==> flow/design.v <==
module Fifo_Datapath (
    input  logic        clk,
    input  logic        rst,
    input  logic        wc_en,       
    input  logic        rc_en,       
    input  logic [31:0] Data_in,
    output logic [31:0] Data_out,
    output logic        full,
    output logic        fifo_empty
);
    logic [3:0] w_addr;
    logic [3:0] r_addr;
    logic [31:0] Memory [15:0];
    logic [4:0] count;  
    always_ff @(posedge clk or posedge rst) begin
        if (rst)
            w_addr <= 0;
        else if (wc_en && !full)
            w_addr <= w_addr + 1;
    end
    always_ff @(posedge clk or posedge rst) begin
        if (rst) 
            r_addr <= 0;
        else if (rc_en && !fifo_empty)
            r_addr <= r_addr + 1;
    end
    always_ff @(posedge clk) begin
        if (wc_en && !full)
            Memory[w_addr] <= Data_in;
    end
    always_comb begin
        Data_out = (rst || fifo_empty)? 0: Memory[r_addr];
    end
    always_ff @(posedge clk or posedge rst) begin
        if (rst)
            count <= 0;
        else begin
            case ({wc_en && !full, rc_en && !fifo_empty})
                2'b10: count <= count + 1;  
                2'b01: count <= count - 1;  
                default: count <= count;    
            endcase
        end
    end
    assign full       = (count == 15);
    assign fifo_empty = (count == 0);
endmodule
module channel_ctrl(
    input  logic       clk,
    input  logic       rst,
    input  logic       channel_en,
    input  logic       readyIn,
    input  logic       fifo_full,
    input  logic       fifo_empty,
    input  logic       bsz,
    input  logic       tslb,
    input  logic       tsz,
    input  logic [1:0] M_HResp,
    output logic       irq,
    output logic [1:0] HTrans,
    output logic       write,
    output logic       b_sel, d_sel, t_sel, s_sel, h_sel,
    output logic       d_en, s_en, ts_en, burst_en, count_en, sz_en,
    output logic       rd_en, wr_en,
    output logic       trigger
);
    typedef enum logic [2:0] {
        DISABLED      = 3'b000,
        ENABLED       = 3'b001,
        READ_WAIT     = 3'b010,
        HOLD_READ     = 3'b011,
        WRITE_WAIT    = 3'b100,
        HOLD_WRITE    = 3'b101
    } state_t;
    localparam IDLE     = 2'b00;
    localparam BUSY     = 2'b01;
    localparam NON_SEQ  = 2'b10;
    localparam SEQ      = 2'b11;
    state_t current_state, next_state;
    always_ff @(posedge clk or posedge rst) begin
        if (rst)
            current_state <= DISABLED;
        else
            current_state <= next_state;
    end
    always_comb begin
        case (current_state)
            DISABLED: begin
                next_state = (channel_en) ? ENABLED : DISABLED;
            end
            ENABLED: begin
                next_state = tsz ? DISABLED : READ_WAIT;
            end
            READ_WAIT: begin
                if (!readyIn)
                    next_state = READ_WAIT;
                else if (!channel_en && readyIn) 
                    next_state = HOLD_READ;
                else if (channel_en && readyIn && !bsz && !M_HResp)
                    next_state = READ_WAIT;
                else if (channel_en && readyIn && bsz && (M_HResp == 0))
                    next_state = WRITE_WAIT;
                else
                    next_state = READ_WAIT;
            end
            HOLD_READ: begin
                if (channel_en && bsz) begin
                    next_state = WRITE_WAIT;
                end else if (channel_en && !bsz) begin
                    next_state = READ_WAIT;
                end else begin
                    next_state = HOLD_READ;
                end
            end
            WRITE_WAIT: begin
                if (!readyIn)
                    next_state = WRITE_WAIT;
                else if (channel_en && tsz && bsz)
                    next_state = DISABLED;
                else if (!channel_en && readyIn)
                    next_state = HOLD_WRITE; 
                else if (channel_en && readyIn && !bsz && (M_HResp == 0))
                    next_state = WRITE_WAIT; 
                else if (channel_en && readyIn && bsz && (M_HResp == 0))
                    next_state = READ_WAIT;
                else
                    next_state = WRITE_WAIT;
            end
            HOLD_WRITE: begin
                if (channel_en && !bsz) begin
                    next_state = WRITE_WAIT;
                end else if (channel_en && bsz) begin
                    if (tsz)
                        next_state = DISABLED;
                    else 
                        next_state = READ_WAIT;
                end else begin
                    next_state = HOLD_WRITE;
                end
            end
            default: next_state = current_state;
        endcase
    end
    always_comb begin
        irq       = 0;
        b_sel     = 0;
        d_sel     = 0;
        t_sel     = 0;
        s_sel     = 0;
        h_sel     = 0;
        d_en      = 0;
        s_en      = 0;
        ts_en     = 0;
        burst_en  = 0;
        count_en  = 0;
        sz_en     = 0;
        rd_en     = 0;
        wr_en     = 0;
        trigger   = 0;
        write     = 0;
        HTrans    = IDLE;
        case (current_state)
            DISABLED: begin
                if (channel_en) begin
                    t_sel     = 1;
                    d_sel     = 1;
                    s_sel     = 1;
                    burst_en  = 1;
                    s_en      = 1;
                    d_en      = 1;
                    sz_en     = 1;
                    ts_en     = 1;
                    HTrans    = IDLE;
                end
            end
            ENABLED: begin
                if (tsz) begin
                    irq = 1;
                end else if (channel_en) begin
                    write = 0;
                    count_en  = 1;
                    s_en = 1;
                    HTrans    = NON_SEQ;
                end
            end
            READ_WAIT: begin
                if (!readyIn && bsz) begin
                    write     = 0;
                    HTrans    = BUSY;
                    h_sel = 1;
                end else if (!readyIn && !bsz) begin
                    write = 0;
                    HTrans = BUSY;
                end else if (!channel_en && readyIn) begin
                    wr_en = 1;
                    HTrans = IDLE;
                end else if (channel_en && readyIn && (M_HResp == 0) && !bsz)  begin
                    write     = 0;
                    wr_en     = 1;
                    count_en  = 1;
                    s_en      = 1;
                    HTrans    = SEQ;
                end else if (channel_en && bsz && (M_HResp == 0) && readyIn)  begin
                    wr_en = 1;
                    ts_en = 1;
                    count_en = 1;
                    write    = 1;
                    h_sel    = 1;
                    d_en     = 1;
                    HTrans    = NON_SEQ;
                end
            end
            HOLD_READ: begin
                if (channel_en && !bsz) begin
                    count_en = 1;
                    s_en     = 1;
                    HTrans   = SEQ;
                end else if (channel_en && bsz) begin
                    ts_en = 1;
                    write = 1;
                    h_sel = 1;
                    d_en = 1;
                    count_en = 1;
                    HTrans = NON_SEQ;
                end else
                    HTrans = IDLE;
            end
            WRITE_WAIT: begin
                if (!readyIn && bsz) begin
                    write     = 1;
                    HTrans    = BUSY;
                    h_sel = 0;
                    trigger = 1;
                end else if (!readyIn && !bsz) begin
                    h_sel = 1;
                    trigger = 1;
                    HTrans = BUSY;
                    write = 1;
                end else if (!channel_en && readyIn) begin
                    rd_en = 1;
                    trigger = 1;
                    HTrans = IDLE;
                end else if (channel_en && tsz && bsz) begin
                    irq = 1;
                    rd_en = 1;
                    trigger = 1;
                    HTrans = IDLE;
                end else if (channel_en && readyIn && (M_HResp == 0) && !bsz) begin
                    h_sel = 1;
                    write = 1;
                    trigger = 1;
                    rd_en = 1;
                    d_en      =  1;
                    count_en  = 1;
                    HTrans    = SEQ;
                end
                else if (channel_en && readyIn && (M_HResp == 0) && !tslb && bsz) begin
                    h_sel = 0;
                    write = 0;
                    count_en  = 1;
                    s_en = 1;
                    trigger = 1;
                    rd_en = 1;
                    HTrans    = NON_SEQ;
                end else if (channel_en && readyIn && (M_HResp == 0) && tslb && bsz) begin
                    burst_en = 1;
                    b_sel = 1;
                    write = 0;
                    count_en  = 1;
                    s_en = 1;
                    h_sel = 0;
                    trigger = 1;
                    rd_en = 1;
                    HTrans    = NON_SEQ;
                end
            end
            HOLD_WRITE: begin
                if (channel_en && !bsz) begin
                    h_sel = 1;
                    write = 1;
                    d_en = 1;
                    count_en = 1;
                    HTrans = SEQ;
                end else if (channel_en && bsz) begin
                    if (tsz) begin
                        irq = 1;
                        HTrans = IDLE;
                    end else if (tslb) begin
                        burst_en = 1;
                        b_sel   = 1;
                        count_en = 1;
                        s_en = 1;
                        HTrans = NON_SEQ;
                    end else if (!tslb) begin
                        count_en = 1;
                        s_en = 1;
                        HTrans = NON_SEQ;
                    end
            end
        end
        endcase
    end
endmodule
module Dmac_Channel_Datapath (
    input  logic        clk,
    input  logic        rst,
    input  logic        s_sel,
    input  logic        d_sel,
    input  logic        b_sel,
    input  logic        t_sel,
    input  logic        s_en,
    input  logic        d_en,
    input  logic        ts_en,
    input  logic        sz_en,
    input  logic        burst_en,
    input  logic        count_en,
    input  logic        h_sel,
    input  logic        wr_en,
    input  logic        rd_en,
    input  logic        trigger,
    input  logic [31:0] S_Address,
    input  logic [31:0] D_Address,
    input  logic [31:0] T_Size,
    input  logic [31:0] B_Size,
    input  logic [31:0] R_Data,
    input  logic [1:0]  HSize,
    output logic        bs0,
    output logic        tslb,
    output logic        ts0,
    output logic        fifo_full,
    output logic        fifo_empty,
    output logic [31:0] MAddress,
    output logic [31:0] MWData,
    output logic [3:0]  MWStrb
);
    logic [31:0] Src_Addr, Dst_Addr, Transfer_Size, Burst_Size;
    logic [31:0] Incr_Src_Addr;
    logic [31:0] Incr_Dst_Addr;
    logic [31:0] Dec_Transfer_Size;
    always_comb begin
        Incr_Src_Addr      = Src_Addr + 32'd4;
        Incr_Dst_Addr      = Dst_Addr + 32'd4;
        Dec_Transfer_Size  = Transfer_Size - Burst_Size;
    end
    always_ff @(posedge clk or posedge rst) begin
        if (rst) begin
            Src_Addr <= 32'b0;
        end
        else if (s_en)
            Src_Addr <= s_sel ? S_Address : Incr_Src_Addr;
    end
    always_ff @(posedge clk or posedge rst) begin
        if (rst) begin
            Dst_Addr <= 32'b0;
        end
        else if (d_en)
            Dst_Addr <= d_sel ? D_Address : Incr_Dst_Addr;
    end
    always_ff @(posedge clk or posedge rst) begin
        if (rst) begin
            Transfer_Size <= 32'b0;
        end
        else if (ts_en)
            Transfer_Size <= t_sel ? T_Size : Dec_Transfer_Size;
    end
    always_ff @(posedge clk or posedge rst) begin
        if (rst) begin
            Burst_Size <= 32'b0;
        end
        else if (burst_en)
            Burst_Size <= (B_Size == 0)? 1: (b_sel ? 1 : B_Size);
    end
    assign tslb = (Transfer_Size < B_Size);
    logic [31:0] Decrement_Counter;
    logic [31:0] Decremented_Value;
    always_comb begin
        Decremented_Value = Decrement_Counter - 1;
    end
    always_ff @(posedge clk or posedge rst) begin
        if (rst)
            Decrement_Counter <= 32'b0;
        else if (count_en)
            Decrement_Counter <= (Decrement_Counter == 0) ? ((tslb) ? 0: Burst_Size-1)  : Decremented_Value;
    end
    assign MAddress = h_sel ? (Dst_Addr) : (Src_Addr);
    logic [31:0] fifo_out;
    Fifo_Datapath fifo_inst (
        .clk        (clk),
        .rst        (rst),
        .wc_en      (wr_en),
        .rc_en      (rd_en),
        .Data_in    (R_Data),
        .Data_out   (fifo_out),
        .full       (fifo_full),
        .fifo_empty (fifo_empty)
    );
    logic [1:0] HSize_Reg;
    always_ff @(posedge clk or posedge rst) begin
        if (rst) begin
            HSize_Reg <= 0;
        end
        else if (sz_en) begin
            HSize_Reg <= HSize;
        end
    end
    always_comb begin
        if (trigger) begin
            MWData = fifo_out;  
            case (HSize)
                2'b00: begin   
                    case (Src_Addr[1:0])
                        2'b00: MWStrb = 4'b0001;
                        2'b01: MWStrb = 4'b0010;
                        2'b10: MWStrb = 4'b0100;
                        2'b11: MWStrb = 4'b1000;
                        default: MWStrb = 4'b0000;
                    endcase
                end
                2'b01: begin   
                    case (Src_Addr[1:0])
                        2'b00: MWStrb = 4'b0011;  
                        2'b10: MWStrb = 4'b1100;
                        default: MWStrb = 4'b0000;
                    endcase
                end
                2'b10: MWStrb = 4'b1111;   
                default: MWStrb = 4'b0000;
            endcase
        end else begin
            MWData  = 32'b0;
            MWStrb  = 4'b0000;
        end
    end
    assign bs0 = (Decrement_Counter == 0);
    assign ts0 = (Transfer_Size == 0);
endmodule
module Dmac_Channel (
    input  logic        clk,
    input  logic        rst,
    input  logic        channel_en,
    input  logic        readyIn,
    input  logic [1:0]  M_HResp,
    input  logic [31:0] S_Address,
    input  logic [31:0] D_Address,
    input  logic [31:0] T_Size,
    input  logic [31:0] B_Size,
    input  logic [31:0] R_Data,
    input  logic [1:0]  HSize,
    output logic        irq,
    output logic        write,
    output logic [1:0]  HTrans,
    output logic [31:0] MAddress,
    output logic [31:0] MWData,
    output logic  [3:0] MWStrb
);
    logic s_sel, d_sel, b_sel, t_sel;
    logic s_en, d_en, ts_en, burst_en, count_en, sz_en;
    logic h_sel, rd_en, wr_en;
    logic fifo_full, fifo_empty;
    logic trigger;
    logic bs0, tslb, ts0;
    Dmac_Channel_Datapath datapath_inst (
        .clk         (clk),
        .rst         (rst),
        .s_sel       (s_sel),
        .d_sel       (d_sel),
        .b_sel       (b_sel),
        .t_sel       (t_sel),
        .s_en        (s_en),
        .d_en        (d_en),
        .ts_en       (ts_en),
        .sz_en       (sz_en),
        .burst_en    (burst_en),
        .count_en    (count_en),
        .h_sel       (h_sel),
        .wr_en       (wr_en),
        .rd_en       (rd_en),
        .trigger     (trigger),
        .S_Address   (S_Address),
        .D_Address   (D_Address),
        .T_Size      (T_Size),
        .B_Size      (B_Size),
        .R_Data      (R_Data),
        .HSize       (HSize),
        .bs0         (bs0),
        .tslb        (tslb),
        .ts0         (ts0),
        .fifo_full   (fifo_full),
        .fifo_empty  (fifo_empty),
        .MAddress    (MAddress),
        .MWData      (MWData),
        .MWStrb      (MWStrb)
    );
    channel_ctrl controller_inst (
        .clk         (clk),
        .rst         (rst),
        .channel_en  (channel_en),
        .readyIn     (readyIn),
        .fifo_full   (fifo_full),
        .fifo_empty  (fifo_empty),
        .bsz         (bs0),
        .tslb        (tslb),
        .tsz         (ts0),
        .M_HResp     (M_HResp),
        .irq         (irq),
        .HTrans      (HTrans),
        .write       (write),
        .b_sel       (b_sel),
        .d_sel       (d_sel),
        .t_sel       (t_sel),
        .s_sel       (s_sel),
        .h_sel       (h_sel),
        .d_en        (d_en),
        .s_en        (s_en),
        .ts_en       (ts_en),
        .sz_en       (sz_en),
        .burst_en    (burst_en),
        .count_en    (count_en),
        .rd_en       (rd_en),
        .wr_en       (wr_en),
        .trigger     (trigger)
    );
endmodule
module Dmac_Main_Ctrl(
    input  logic clk,
    input  logic rst,
    input  logic [1:0] DmacReq,
    input  logic con_new_sel,
    input  logic irq,
    input  logic Bus_Grant,
    input  logic C_config,
    output logic con_sel,
    output logic Bus_Req,
    output logic HReadyOut,
    output logic [1:0] S_HResp,
    output logic Interrupt,
    output logic con_en,
    output logic Channel_en_1, Channel_en_2,
    output logic hold,
    output logic [1:0] ReqAck
);
    typedef enum logic [1:0] {
        IDLE     = 2'b00,
        MSB_REQ  = 2'b01,
        LSB_REQ  = 2'b10,
        WAIT     = 2'b11
    } state_t;
    state_t current_state, next_state;
    always_ff @(posedge clk or posedge rst) begin
        if (rst)
            current_state <= IDLE;
        else
            current_state <= next_state;
    end
    always_comb begin
        hold         = 0;
        Bus_Req      = 0;
        Interrupt    = 0;
        con_en       = 0;
        con_sel      = 0;
        HReadyOut    = 0;
        ReqAck       = 2'b00;
        S_HResp      = 2'b00;
        next_state   = current_state;   
        case (current_state)
            IDLE: begin
                if (DmacReq[1] == 1'b1) begin
                    hold     = 1;
                    Bus_Req  = 1;
                    next_state = MSB_REQ;
                end else if (DmacReq == 2'b01) begin
                    hold     = 1;
                    Bus_Req  = 1;
                    next_state = LSB_REQ;
                end
            end
            MSB_REQ: begin
                if (!irq && ({C_config, Bus_Grant} == 2'b11)) begin
                    con_en       = 0;
                    con_sel      = 0;
                    ReqAck       = 2'b10;
                    next_state   = WAIT;
                end else if (irq && ({C_config, Bus_Grant} == 2'b11)) begin
                    Interrupt  = 1;
                    con_sel = 1;
                    next_state = IDLE;
                end else
                    Bus_Req = 1;
            end
            LSB_REQ: begin
                if (!irq && ({C_config, Bus_Grant} == 2'b11)) begin
                    con_en       = 1;
                    con_sel      = 1;
                    ReqAck       = 2'b01;
                    next_state   = WAIT;
                end else if (irq && ({C_config, Bus_Grant} == 2'b11)) begin
                    Interrupt  = 1;
                    con_sel = 1;
                    next_state = IDLE;
                end else
                    Bus_Req = 1;
            end
            WAIT: begin
                if (({Bus_Grant, con_new_sel} == 2'b00)) begin
                    next_state = MSB_REQ;
                    Bus_Req    = 1;
                end else if (({Bus_Grant, con_new_sel} == 2'b01)) begin
                    next_state = LSB_REQ;
                    Bus_Req    = 1;
                    con_sel    = 1;
                end else
                 if (!irq && !con_new_sel) begin
                    con_sel    = 0;
                    con_en     = 1;
                    next_state = WAIT;
                end else if (!irq && con_new_sel) begin
                    con_sel    = 1;
                    con_en     = 1;
                    next_state = WAIT;
                end else if (irq && ({Bus_Grant, con_new_sel} == 2'b10)) begin
                    Interrupt  = 1;
                    con_sel = con_new_sel;
                    next_state = IDLE;
                end else if (irq && ({Bus_Grant, con_new_sel} == 2'b11)) begin
                    Interrupt  = 1;
                    con_sel = con_new_sel;
                    next_state = IDLE;
                end
            end
        endcase
    end
    always_comb begin
        Channel_en_1 = 0;
        Channel_en_2 = 0;
        case (current_state)
            MSB_REQ: Channel_en_1 = C_config && Bus_Grant;
            LSB_REQ: Channel_en_2 = C_config && Bus_Grant;
            WAIT: begin
                Channel_en_1 = Bus_Grant && !con_new_sel;
                Channel_en_2 = Bus_Grant && con_new_sel;
            end
            default: ;
        endcase
    end
endmodule
module Dmac_Main_Datapath(
    input logic clk,
    input logic rst,
    input logic write,
    input logic HSel,
    input logic [1:0] STrans,  
    input logic channel_en_1,
    input logic channel_en_2,
    input logic [31:0] HWData,
    input logic [31:0] HAddr,
    input logic [31:0] MRData,
    input logic HReady,
    input logic [1:0] M_HResp,
    input logic con_en,
    input logic con_sel,
    output logic C_config,
    output logic irq,
    output logic con_new_sel,
    output logic [31:0] MAddress,
    output logic [31:0] MWData,
    output logic [3:0] MBurst_Size,
    output logic MWrite,
    output logic [3:0] MWStrb,
    output logic [1:0] MTrans
);
logic dmac_selected;
logic [3:0] decoded_address;
logic [31:0] Size_Reg, SAddr_Reg, DAddr_Reg, Ctrl_Reg;
logic [31:0] latched_address;
logic latched_write, latched_sel;
logic [1:0] latched_STrans;
assign  dmac_selected = latched_write && latched_STrans[1] && latched_sel;
assign decoded_address = latched_address[5:2];
assign C_config = Ctrl_Reg[16];
always_ff @( posedge clk ) begin
    if (rst) begin
        latched_address <= 32'b0;
        latched_write <= 0;
        latched_STrans <= 2'b0;
        latched_sel <= 0;
    end else begin
        latched_address <= HAddr;
        latched_STrans <= STrans;
        latched_sel <= HSel;
        latched_write <= write;
    end
end
always_ff @(posedge clk or posedge rst) begin
    if (rst) begin
        Size_Reg <= 32'b0;
        SAddr_Reg <= 32'b0;
        DAddr_Reg <= 32'b0;
        Ctrl_Reg <= 32'b0;
    end
    else if (irq)
        Ctrl_Reg <= 32'b0;
    else if (dmac_selected) begin
        case (decoded_address)
            4'b0000: Size_Reg <=  HWData;
            4'b0001: SAddr_Reg <= HWData;
            4'b0010: DAddr_Reg <= HWData;
            4'b0011: Ctrl_Reg <=  HWData;
            default: ;
        endcase
    end
end
logic irq_1;
logic write_1;
logic [1:0]  MTrans_1;
logic [31:0] MAddress_1;
logic [31:0] MWData_1;
logic [3:0] MWStrb_1;
Dmac_Channel channel_1 (
    .clk(clk),
    .rst(rst),
    .channel_en(channel_en_1),
    .readyIn(HReady),
    .M_HResp(M_HResp),
    .S_Address(SAddr_Reg),
    .D_Address(DAddr_Reg),
    .T_Size(Size_Reg),
    .B_Size({{28{1'b0}}, {Ctrl_Reg[3:0]}}),
    .R_Data(MRData),
    .HSize(Ctrl_Reg[5:4]),
    .irq(irq_1),
    .write(write_1),
    .HTrans(MTrans_1),
    .MAddress(MAddress_1),
    .MWData(MWData_1),
    .MWStrb(MWStrb_1)
);
logic irq_2;
logic write_2;
logic [1:0]  MTrans_2;
logic [31:0] MAddress_2;
logic [31:0] MWData_2;
logic [3:0] MWStrb_2;
Dmac_Channel channel_2 (
    .clk(clk),
    .rst(rst),
    .channel_en(channel_en_2),
    .readyIn(HReady),
    .M_HResp(M_HResp),
    .S_Address(SAddr_Reg),
    .D_Address(DAddr_Reg),
    .T_Size(Size_Reg),
    .B_Size({{28{1'b0}}, {Ctrl_Reg[3:0]}}) ,
    .R_Data(MRData),
    .HSize(Ctrl_Reg[5:4]),
    .irq(irq_2),
    .write(write_2),
    .HTrans(MTrans_2),
    .MAddress(MAddress_2),
    .MWData(MWData_2),
    .MWStrb(MWStrb_2)
);
assign MAddress = con_sel? MAddress_2 : MAddress_1;
assign MWData = con_sel? MWData_2 : MWData_1;
assign MTrans = con_sel? MTrans_2 : MTrans_1;
assign MBurst_Size = Ctrl_Reg[3:0];
assign MWrite = con_sel? write_2 : write_1;
assign irq = irq_1 || irq_2; 
assign MWStrb = con_sel? MWStrb_2 : MWStrb_1;
always_ff @(posedge clk or posedge rst) begin
    if (rst) begin
        con_new_sel <= 0;
    end
    else if (con_en) begin
        con_new_sel <= con_sel;
    end
end
endmodule
module Dmac_Top (
    input  logic        clk,
    input  logic        rst,
    input  logic        write,
    input  logic        HSel,
    input  logic [1:0]  STrans,
    input  logic [31:0] HWData,
    input  logic [31:0] HAddr,
    input  logic [31:0] MRData,
    input  logic        HReady,
    input  logic [1:0]  M_HResp,
    output logic HReadyOut,
    output logic [1:0] S_HResp,
    input  logic [1:0]  DmacReq,      
    input  logic        Bus_Grant,   
    output logic [31:0] MAddress,
    output logic [31:0] MWData,
    output logic [3:0]  MBurst_Size,
    output logic        MWrite,
    output logic [1:0]  MTrans,
    output logic [3:0]  MWStrb,
    output logic        Bus_Req,
    output logic        Interrupt,
    output logic [1:0]  ReqAck
);
    logic con_sel, con_en, irq, con_new_sel, C_config;
    logic hold;
    logic channel_en_1, channel_en_2;
    Dmac_Main_Datapath datapath_inst (
        .clk            (clk),
        .rst            (rst),
        .write          (write),
        .HSel           (HSel),
        .STrans         (STrans),
        .channel_en_1   (channel_en_1),
        .channel_en_2   (channel_en_2),
        .HWData         (HWData),
        .HAddr          (HAddr),
        .MRData         (MRData),
        .HReady         (HReady),
        .M_HResp          (M_HResp),
        .con_en         (con_en),
        .con_sel        (con_sel),
        .C_config       (C_config),
        .irq            (irq),
        .con_new_sel    (con_new_sel),
        .MAddress       (MAddress),
        .MWData         (MWData),
        .MBurst_Size    (MBurst_Size),
        .MWrite         (MWrite),
        .MTrans         (MTrans),
        .MWStrb         (MWStrb)
    );
    Dmac_Main_Ctrl controller_inst (
        .clk            (clk),
        .rst            (rst),
        .DmacReq        (DmacReq),
        .con_new_sel    (con_new_sel),
        .irq            (irq),
        .Bus_Grant      (Bus_Grant),
        .C_config       (C_config),
        .con_sel        (con_sel),
        .HReadyOut      (HReadyOut),
        .S_HResp          (S_HResp),
        .Bus_Req        (Bus_Req),
        .Interrupt      (Interrupt),
        .con_en         (con_en),
        .Channel_en_1   (channel_en_1),
        .Channel_en_2   (channel_en_2),
        .hold           (hold),
        .ReqAck         (ReqAck)
    );
endmodule
; ---- From RTL to reports: Dmac_Top
; Module Dmac_Top before and after one edit of its RTL, step after step.
; "before" refers to lines of the RTL above, "after" to lines of the edited file.
; "delta": "after" minus "before" as printed here.
; Not given: -
[setup]
top = Dmac_Top
clk_port = clk
cell_library = sky130hd
lib_corner = tt_025C_1v80

; ---- Diff
; The edit as a unified diff against the file above.
; The edit is scripted: it alters the design's behaviour and was not made to optimise anything.
; begin of diff
@@ -97,5 +97,5 @@
                 else if (!channel_en && readyIn) 
                     next_state = HOLD_READ;
-                else if (channel_en && readyIn && !bsz && !M_HResp)
+                else if ((channel_en && readyIn || !bsz) && !M_HResp)
                     next_state = READ_WAIT;
                 else if (channel_en && readyIn && bsz && (M_HResp == 0))
; end of diff

; ---- Word-level counts
; Yosys after proc, flatten, opt, wreduce and memory -nomap, before mapping. Memory bits, and registers merged into a memory's read port (data or address), are not among the register bits. Print and check cells are not counted.
; Yosys's memory passes give these memory sizes; they may raise the number of words (mostly to a power of two), join words into wider ones and drop unused or constant bits.
[bits]
columns = item, before, after, delta
row1 = output_inout_bits, 82, 82, 0
row2 = input_bits, 108, 108, 0
row3 = clocked_rd_ports_x_width, 0, 0, 0
row4 = latchBits, 0, 0, 0
row5 = wordCells, 516, 520, 4
row6 = mem_bits_rw, 1024, 1024, 0
row7 = n_memories, 2, 2, 0
row8 = romBits, 0, 0, 0
row9 = reg_bits, 478, 478, 0
[mem_list]
columns = item, before, after
row1 = memory_list, datapath_inst.channel_1.datapath_inst.fifo_inst.Memory 16x32 r1 w1; datapath_inst.channel_2.datapath_inst.fifo_inst.Memory 16x32 r1 w1, datapath_inst.channel_1.datapath_inst.fifo_inst.Memory 16x32 r1 w1; datapath_inst.channel_2.datapath_inst.fifo_inst.Memory 16x32 r1 w1
[classes]
columns = item, before, after, delta
row1 = n_mux, 326, 326, 0
row2 = n_reduce_logical, 101, 105, 4
row3 = n_div, 0, 0, 0
row4 = addsub, 18, 18, 0
row5 = n_eq, 38, 38, 0
row6 = mul, 0, 0, 0
row7 = shift, 0, 0, 0
row8 = n_cmp, 2, 2, 0
row9 = bitwise, 1, 1, 0
[op_table]
columns = op, before, after, delta
row1 = 1-bit logical AND, 55, 57, 2
row2 = 1-bit logical OR, 3, 5, 2
; Unchanged operator kinds not shown: 48.

; ---- Logic depth
; Yosys ltp: most cells in a row. Word level: on the elaborated netlist, between registers, memories and ports. Mapped: between sequential cells and ports; inverters and the memories' decode and read muxes count.
[logic_depth]
columns = item, before, after, delta
row1 = word_depth, 20, 20, 0
row2 = ABC_AREA, 0, 0, -
row3 = ltp_mapped, 16, 17, 1
row4 = mapped_depth_nobuf, 16, 16, 0

; ---- Mapped cells and area
; Source: synth_stat.txt of the flow (Yosys; design flattened, memories mapped). It holds for the ABC_AREA given above (unset counts as 0); a run with the other value may have another netlist.
[synth_totals]
columns = item, before, after, delta
row1 = mapped_area_mm2, 0.0628052, 0.0630792, 0.0002740
row2 = stdcells, 4300, 4594, 294
row3 = ffs, 1441, 1441, 0
row4 = buffers, 257, 260, 3
[types]
columns = cell_type, before, after, delta
row1 = sky130_fd_sc_hd__mux2i_1, 203, 369, 166
row2 = sky130_fd_sc_hd__nor2_1, 159, 312, 153
row3 = sky130_fd_sc_hd__mux4_2, 224, 128, -96
row4 = sky130_fd_sc_hd__nand2_1, 315, 396, 81
row5 = sky130_fd_sc_hd__o22ai_1, 25, 92, 67
row6 = sky130_fd_sc_hd__o221ai_1, 3, 66, 63
row7 = sky130_fd_sc_hd__mux2_2, 132, 88, -44
row8 = sky130_fd_sc_hd__xor2_1, 81, 37, -44
row9 = sky130_fd_sc_hd__xnor2_1, 57, 99, 42
row10 = sky130_fd_sc_hd__a221oi_1, 35, 0, -35
row11 = sky130_fd_sc_hd__nand3_1, 89, 56, -33
row12 = sky130_fd_sc_hd__a22oi_1, 35, 2, -33
row13 = sky130_fd_sc_hd__a211oi_1, 37, 6, -31
row14 = sky130_fd_sc_hd__a21oi_1, 205, 234, 29
row15 = sky130_fd_sc_hd__a31o_2, 31, 3, -28
row16 = sky130_fd_sc_hd__and2_1, 33, 9, -24
row17 = sky130_fd_sc_hd__a22o_2, 0, 22, 22
row18 = sky130_fd_sc_hd__nor4_1, 27, 45, 18
; Unchanged cell types not shown: 14.
; The list need not be complete.
; By module: a second synthesis without flattening, with its own total; a netlist apart from the flattened one above.
[unflattened]
columns = item, before, after, delta
row1 = hier_cells, 5273, 5271, -2
row2 = hier_area_mm2, 0.0710344, 0.0709568, -0.0000776
; Rows give one instance, submodules left out.
[modules_before]
columns = mod, mod_seq_area_mm2, n_cells, area_mm2, n_inst
row1 = Fifo_Datapath, 0.0157001, 878, 0.0202507, 2
row2 = Dmac_Channel_Datapath, 0.0040038, 1491, 0.0119815, 2
row3 = Dmac_Main_Datapath, 0.0027426, 344, 0.0050373, 1
row4 = channel_ctrl, 0.0001514, 74, 0.0006006, 2
row5 = Dmac_Main_Ctrl, 0.0001013, 43, 0.0003316, 1
row6 = Dmac_Channel, 0, 0, 0, 2
row7 = Dmac_Top, 0, 0, 0, 1
[modules_after]
columns = mod, mod_seq_area_mm2, n_cells, area_mm2, n_inst
row1 = Fifo_Datapath, 0.0157001, 878, 0.0202507, 2
row2 = Dmac_Channel_Datapath, 0.0040038, 1491, 0.0119815, 2
row3 = Dmac_Main_Datapath, 0.0027426, 344, 0.0050373, 1
row4 = channel_ctrl, 0.0001514, 73, 0.0005618, 2
row5 = Dmac_Main_Ctrl, 0.0001013, 43, 0.0003316, 1
row6 = Dmac_Channel, 0, 0, 0, 2
row7 = Dmac_Top, 0, 0, 0, 1

; ---- Path before layout
; Path of least setup slack by OpenSTA after synthesis, without wires, with an ideal clock, recovery checks aside; 20% of the period is set as input and as output delay. Where synthesis merged equal registers, the netlist keeps one of their names.
[synth_path]
columns = item, before, after, delta
row1 = path_kind, input -> output, input -> output, -
row2 = from, input port HReady, input port rst, -
row3 = to, output port MAddress[10], output port MWData[25], -
row4 = driving_pins, 9, 5, -4
row5 = required_time_ns, 8.000, 8.000, 0.000
row6 = output_delay_ns, 2.000, 2.000, 0.000
row7 = path_slack_ns, 4.110, -3.577, -7.687
row8 = tclk_ns, 10.0, 10.0, 0.0
row9 = delay_ns, 1.890, 9.577, 7.687
row10 = t_first_pin_ns, 2.000, 2.000, 0.000
row11 = arrival_ns, 3.890, 11.577, 7.687
row12 = in_delay_ns, 2.000, 2.000, 0.000
row13 = path_buffers, 3, 1, -2
row14 = period_less_setup_slack_ns, 5.89, 13.577, 7.687
; "delay_ns" = arrival - input delay + setup time.
; At an output port there is no setup time.
; "driving_pins" counts driving pins, that of a launching flip-flop among them; a cell with two outputs on the path counts twice.
; "period_less_setup_slack_ns" = period - worst setup slack (recovery checks aside). The figure is calculated, with input and output delays left at 20% of the set period.
; Between the ends stands the longest chain of elaborated cells between them, by number of cells; it is not shown to be the way that was timed. Of several equally long chains one is given.
; A line is the first line of the expression or statement that the cell stems from. Yosys adds cells for indexed reads and writes and turns some case tables into memories.
[synth_via_before]
path_cell_list = sky130_fd_sc_hd__clkbuf_1 > sky130_fd_sc_hd__a21oi_1 > sky130_fd_sc_hd__a211oi_1 > sky130_fd_sc_hd__a31oi_1 > sky130_fd_sc_hd__o22ai_2 > sky130_fd_sc_hd__a41oi_1 > sky130_fd_sc_hd__buf_2 > sky130_fd_sc_hd__buf_1 > sky130_fd_sc_hd__mux2i_1
elab_chain_len = 15
cells_between = 66
[synth_lines_before]
columns = item, line
row1 = start: declaration, 787  ; input  logic        HReady,
row2 = 1-bit logical AND, 239  ; end else if (!channel_en && readyIn) begin
row3 = 1-bit two-way mux, 239
row4 = 1-bit two-way mux, 234  ; end else if (!readyIn && !bsz) begin
row5 = 1-bit two-way mux, 229  ; if (!readyIn && bsz) begin
row6 = 1-bit case mux with 3-bit select, 162  ; case (current_state)
row7 = 1-bit logical OR, 767  ; assign irq = irq_1 || irq_2;
row8 = 1-bit logical AND, 624  ; end else if (irq && ({Bus_Grant, con_new_sel} == 2'b11)) begin
row9 = 1-bit two-way mux, 624
row10 = 1-bit two-way mux, 620  ; end else if (irq && ({Bus_Grant, con_new_sel} == 2'b10)) begin
row11 = 1-bit two-way mux, 616  ; end else if (!irq && con_new_sel) begin
row12 = 1-bit two-way mux, 612  ; if (!irq && !con_new_sel) begin
row13 = 1-bit two-way mux, 607  ; end else if (({Bus_Grant, con_new_sel} == 2'b01)) begin
row14 = 1-bit two-way mux, 604  ; if (({Bus_Grant, con_new_sel} == 2'b00)) begin
row15 = 1-bit case mux with 4-bit select, 565  ; case (current_state)
row16 = 32-bit two-way mux, 762  ; assign MAddress = con_sel? MAddress_2 : MAddress_1;
row17 = end: declaration, 793  ; output logic [31:0] MAddress,
[synth_via_after]
path_cell_list = sky130_fd_sc_hd__inv_1 > sky130_fd_sc_hd__nand4_4 > sky130_fd_sc_hd__nor2_4 > sky130_fd_sc_hd__buf_6 > sky130_fd_sc_hd__a22o_1
elab_chain_len = 4
cells_between = 7
cone_lines = 3
[synth_lines_after]
columns = item, line
row1 = start: declaration, 780  ; input  logic        rst,
row2 = 1-bit logical OR, 32  ; Data_out = (rst || fifo_empty)? 0: Memory[r_addr];
row3 = 32-bit two-way mux, 32
row4 = 32-bit two-way mux, 407  ; if (trigger) begin
row5 = 32-bit two-way mux, 763  ; assign MWData = con_sel? MWData_2 : MWData_1;
row6 = end: declaration, 794  ; output logic [31:0] MWData,

; ---- Path in the finished layout
; Path of least setup slack in the final report of the runs of pair 1 (OpenROAD, finished layout, wires in). Where an end is a register, its clock arrival counts in the times.
[layout_path]
columns = item, before, after, delta
row1 = path_kind, input -> output, input -> output, -
row2 = from, input port HReady, input port HReady, -
row3 = to, output port MAddress[24], output port MAddress[10], -
row4 = tclk_ns, 10.0, 10.0, 0.0
row5 = path_slack_ns, 1.53, 2.22, 0.69
row6 = output_delay_ns, 2.00, 2.00, 0.00
row7 = in_delay_ns, 2.00, 2.00, 0.00
row8 = t_first_pin_ns, 2.00, 2.00, 0.00
row9 = path_buffers, 3, 3, 0
row10 = required_time_ns, 8.00, 8.00, 0.00
row11 = arrival_ns, 6.47, 5.78, -0.69
row12 = driving_pins, 10, 9, -1
; Between the ends stands the longest chain of elaborated cells between them, by number of cells; it is not shown to be the way that was timed. Of several equally long chains one is given.
[layout_via_before]
path_cell_list = sky130_fd_sc_hd__clkdlybuf4s50_1 > sky130_fd_sc_hd__nor3b_1 > sky130_fd_sc_hd__o211ai_1 > sky130_fd_sc_hd__a21boi_0 > sky130_fd_sc_hd__a211oi_1 > sky130_fd_sc_hd__a31oi_4 > sky130_fd_sc_hd__buf_4 > sky130_fd_sc_hd__mux2i_1 > sky130_fd_sc_hd__mux2i_1 > sky130_fd_sc_hd__clkdlybuf4s50_1
elab_chain_len = 15
cells_between = 66
[layout_lines_before]
columns = item, line
row1 = start: declaration, 787  ; input  logic        HReady,
row2 = 1-bit logical AND, 239  ; end else if (!channel_en && readyIn) begin
row3 = 1-bit two-way mux, 239
row4 = 1-bit two-way mux, 234  ; end else if (!readyIn && !bsz) begin
row5 = 1-bit two-way mux, 229  ; if (!readyIn && bsz) begin
row6 = 1-bit case mux with 3-bit select, 162  ; case (current_state)
row7 = 1-bit logical OR, 767  ; assign irq = irq_1 || irq_2;
row8 = 1-bit logical AND, 624  ; end else if (irq && ({Bus_Grant, con_new_sel} == 2'b11)) begin
row9 = 1-bit two-way mux, 624
row10 = 1-bit two-way mux, 620  ; end else if (irq && ({Bus_Grant, con_new_sel} == 2'b10)) begin
row11 = 1-bit two-way mux, 616  ; end else if (!irq && con_new_sel) begin
row12 = 1-bit two-way mux, 612  ; if (!irq && !con_new_sel) begin
row13 = 1-bit two-way mux, 607  ; end else if (({Bus_Grant, con_new_sel} == 2'b01)) begin
row14 = 1-bit two-way mux, 604  ; if (({Bus_Grant, con_new_sel} == 2'b00)) begin
row15 = 1-bit case mux with 4-bit select, 565  ; case (current_state)
row16 = 32-bit two-way mux, 762  ; assign MAddress = con_sel? MAddress_2 : MAddress_1;
row17 = end: declaration, 793  ; output logic [31:0] MAddress,
[layout_via_after]
path_cell_list = sky130_fd_sc_hd__clkdlybuf4s50_1 > sky130_fd_sc_hd__a21oi_1 > sky130_fd_sc_hd__nor4_1 > sky130_fd_sc_hd__o21ai_2 > sky130_fd_sc_hd__a21oi_4 > sky130_fd_sc_hd__nor2_4 > sky130_fd_sc_hd__buf_4 > sky130_fd_sc_hd__mux2i_1 > sky130_fd_sc_hd__clkdlybuf4s50_1
elab_chain_len = 15
cells_between = 66
[layout_lines_after]
columns = item, line
row1 = start: declaration, 787  ; input  logic        HReady,
row2 = 1-bit logical AND, 239  ; end else if (!channel_en && readyIn) begin
row3 = 1-bit two-way mux, 239
row4 = 1-bit two-way mux, 234  ; end else if (!readyIn && !bsz) begin
row5 = 1-bit two-way mux, 229  ; if (!readyIn && bsz) begin
row6 = 1-bit case mux with 3-bit select, 162  ; case (current_state)
row7 = 1-bit logical OR, 767  ; assign irq = irq_1 || irq_2;
row8 = 1-bit logical AND, 624  ; end else if (irq && ({Bus_Grant, con_new_sel} == 2'b11)) begin
row9 = 1-bit two-way mux, 624
row10 = 1-bit two-way mux, 620  ; end else if (irq && ({Bus_Grant, con_new_sel} == 2'b10)) begin
row11 = 1-bit two-way mux, 616  ; end else if (!irq && con_new_sel) begin
row12 = 1-bit two-way mux, 612  ; if (!irq && !con_new_sel) begin
row13 = 1-bit two-way mux, 607  ; end else if (({Bus_Grant, con_new_sel} == 2'b01)) begin
row14 = 1-bit two-way mux, 604  ; if (({Bus_Grant, con_new_sel} == 2'b00)) begin
row15 = 1-bit case mux with 4-bit select, 565  ; case (current_state)
row16 = 32-bit two-way mux, 762  ; assign MAddress = con_sel? MAddress_2 : MAddress_1;
row17 = end: declaration, 793  ; output logic [31:0] MAddress,

; ---- Layout results
; Runs of the flow (Yosys, OpenROAD) on both versions; the two runs of a pair have the same settings. The constraints put input and output delay at 20% of the set period each and load the outputs with 0.01 pF.
[flow_settings_pair_1]
CORE_UTILIZATION = 40
PLACE_DENSITY = 0.6
period_ns = 10.0
CAP_MARGIN = 20
CORE_MARGIN = 2
SLEW_MARGIN = 20
[results_pair_1]
columns = item, before, after, delta
row1 = final_stdcell_area_mm2, 0.071964, 0.0719953, 0.0000313
row2 = achieved_period_ns, 8.471, 7.777, -0.694
row3 = hold_worst_slack_ns, 0.476, 0.488, 0.012
row4 = total_power_uw, 12669, 12420, -249
row5 = worstSetupSlack_ns, 1.529, 2.223, 0.694
row6 = final_util_frac, 0.461, 0.46, -0.001
row7 = die_area_mm2, 0.1602, 0.160889, 0.000689
row8 = synth_area_mm2, 0.0628052, 0.0630792, 0.0002740
row9 = setupTns_ns, 0.000, 0.000, 0.000
[flow_settings_pair_2]
CORE_MARGIN = 3
CORE_UTILIZATION = 16
CTS_CLUSTER_DIAMETER = 271
PLACE_DENSITY = 0.77
SETUP_SLACK_MARGIN = 0.69
period_ns = 6.8
CAP_MARGIN = 20
SLEW_MARGIN = 20
[results_pair_2]
columns = item, before, after, delta
row1 = final_stdcell_area_mm2, 0.0761981, 0.0764583, 0.0002602
row2 = achieved_period_ns, 6.033, 5.935, -0.098
row3 = hold_worst_slack_ns, 0.444, 0.475, 0.031
row4 = total_power_uw, 18415, 18585, 170
row5 = worstSetupSlack_ns, 0.767, 0.865, 0.098
row6 = final_util_frac, 0.195, 0.196, 0.001
row7 = die_area_mm2, 0.400088, 0.401817, 0.001729
row8 = synth_area_mm2, 0.0628052, 0.0630792, 0.0002740
row9 = setupTns_ns, 0.000, 0.000, 0.000
; "achieved_period_ns" = clock period - worst setup slack. The figure is calculated, with input and output delays left at 20% of the set period.
; "total_power_uw": no workload was simulated; the value follows from the tool's default switching activity.
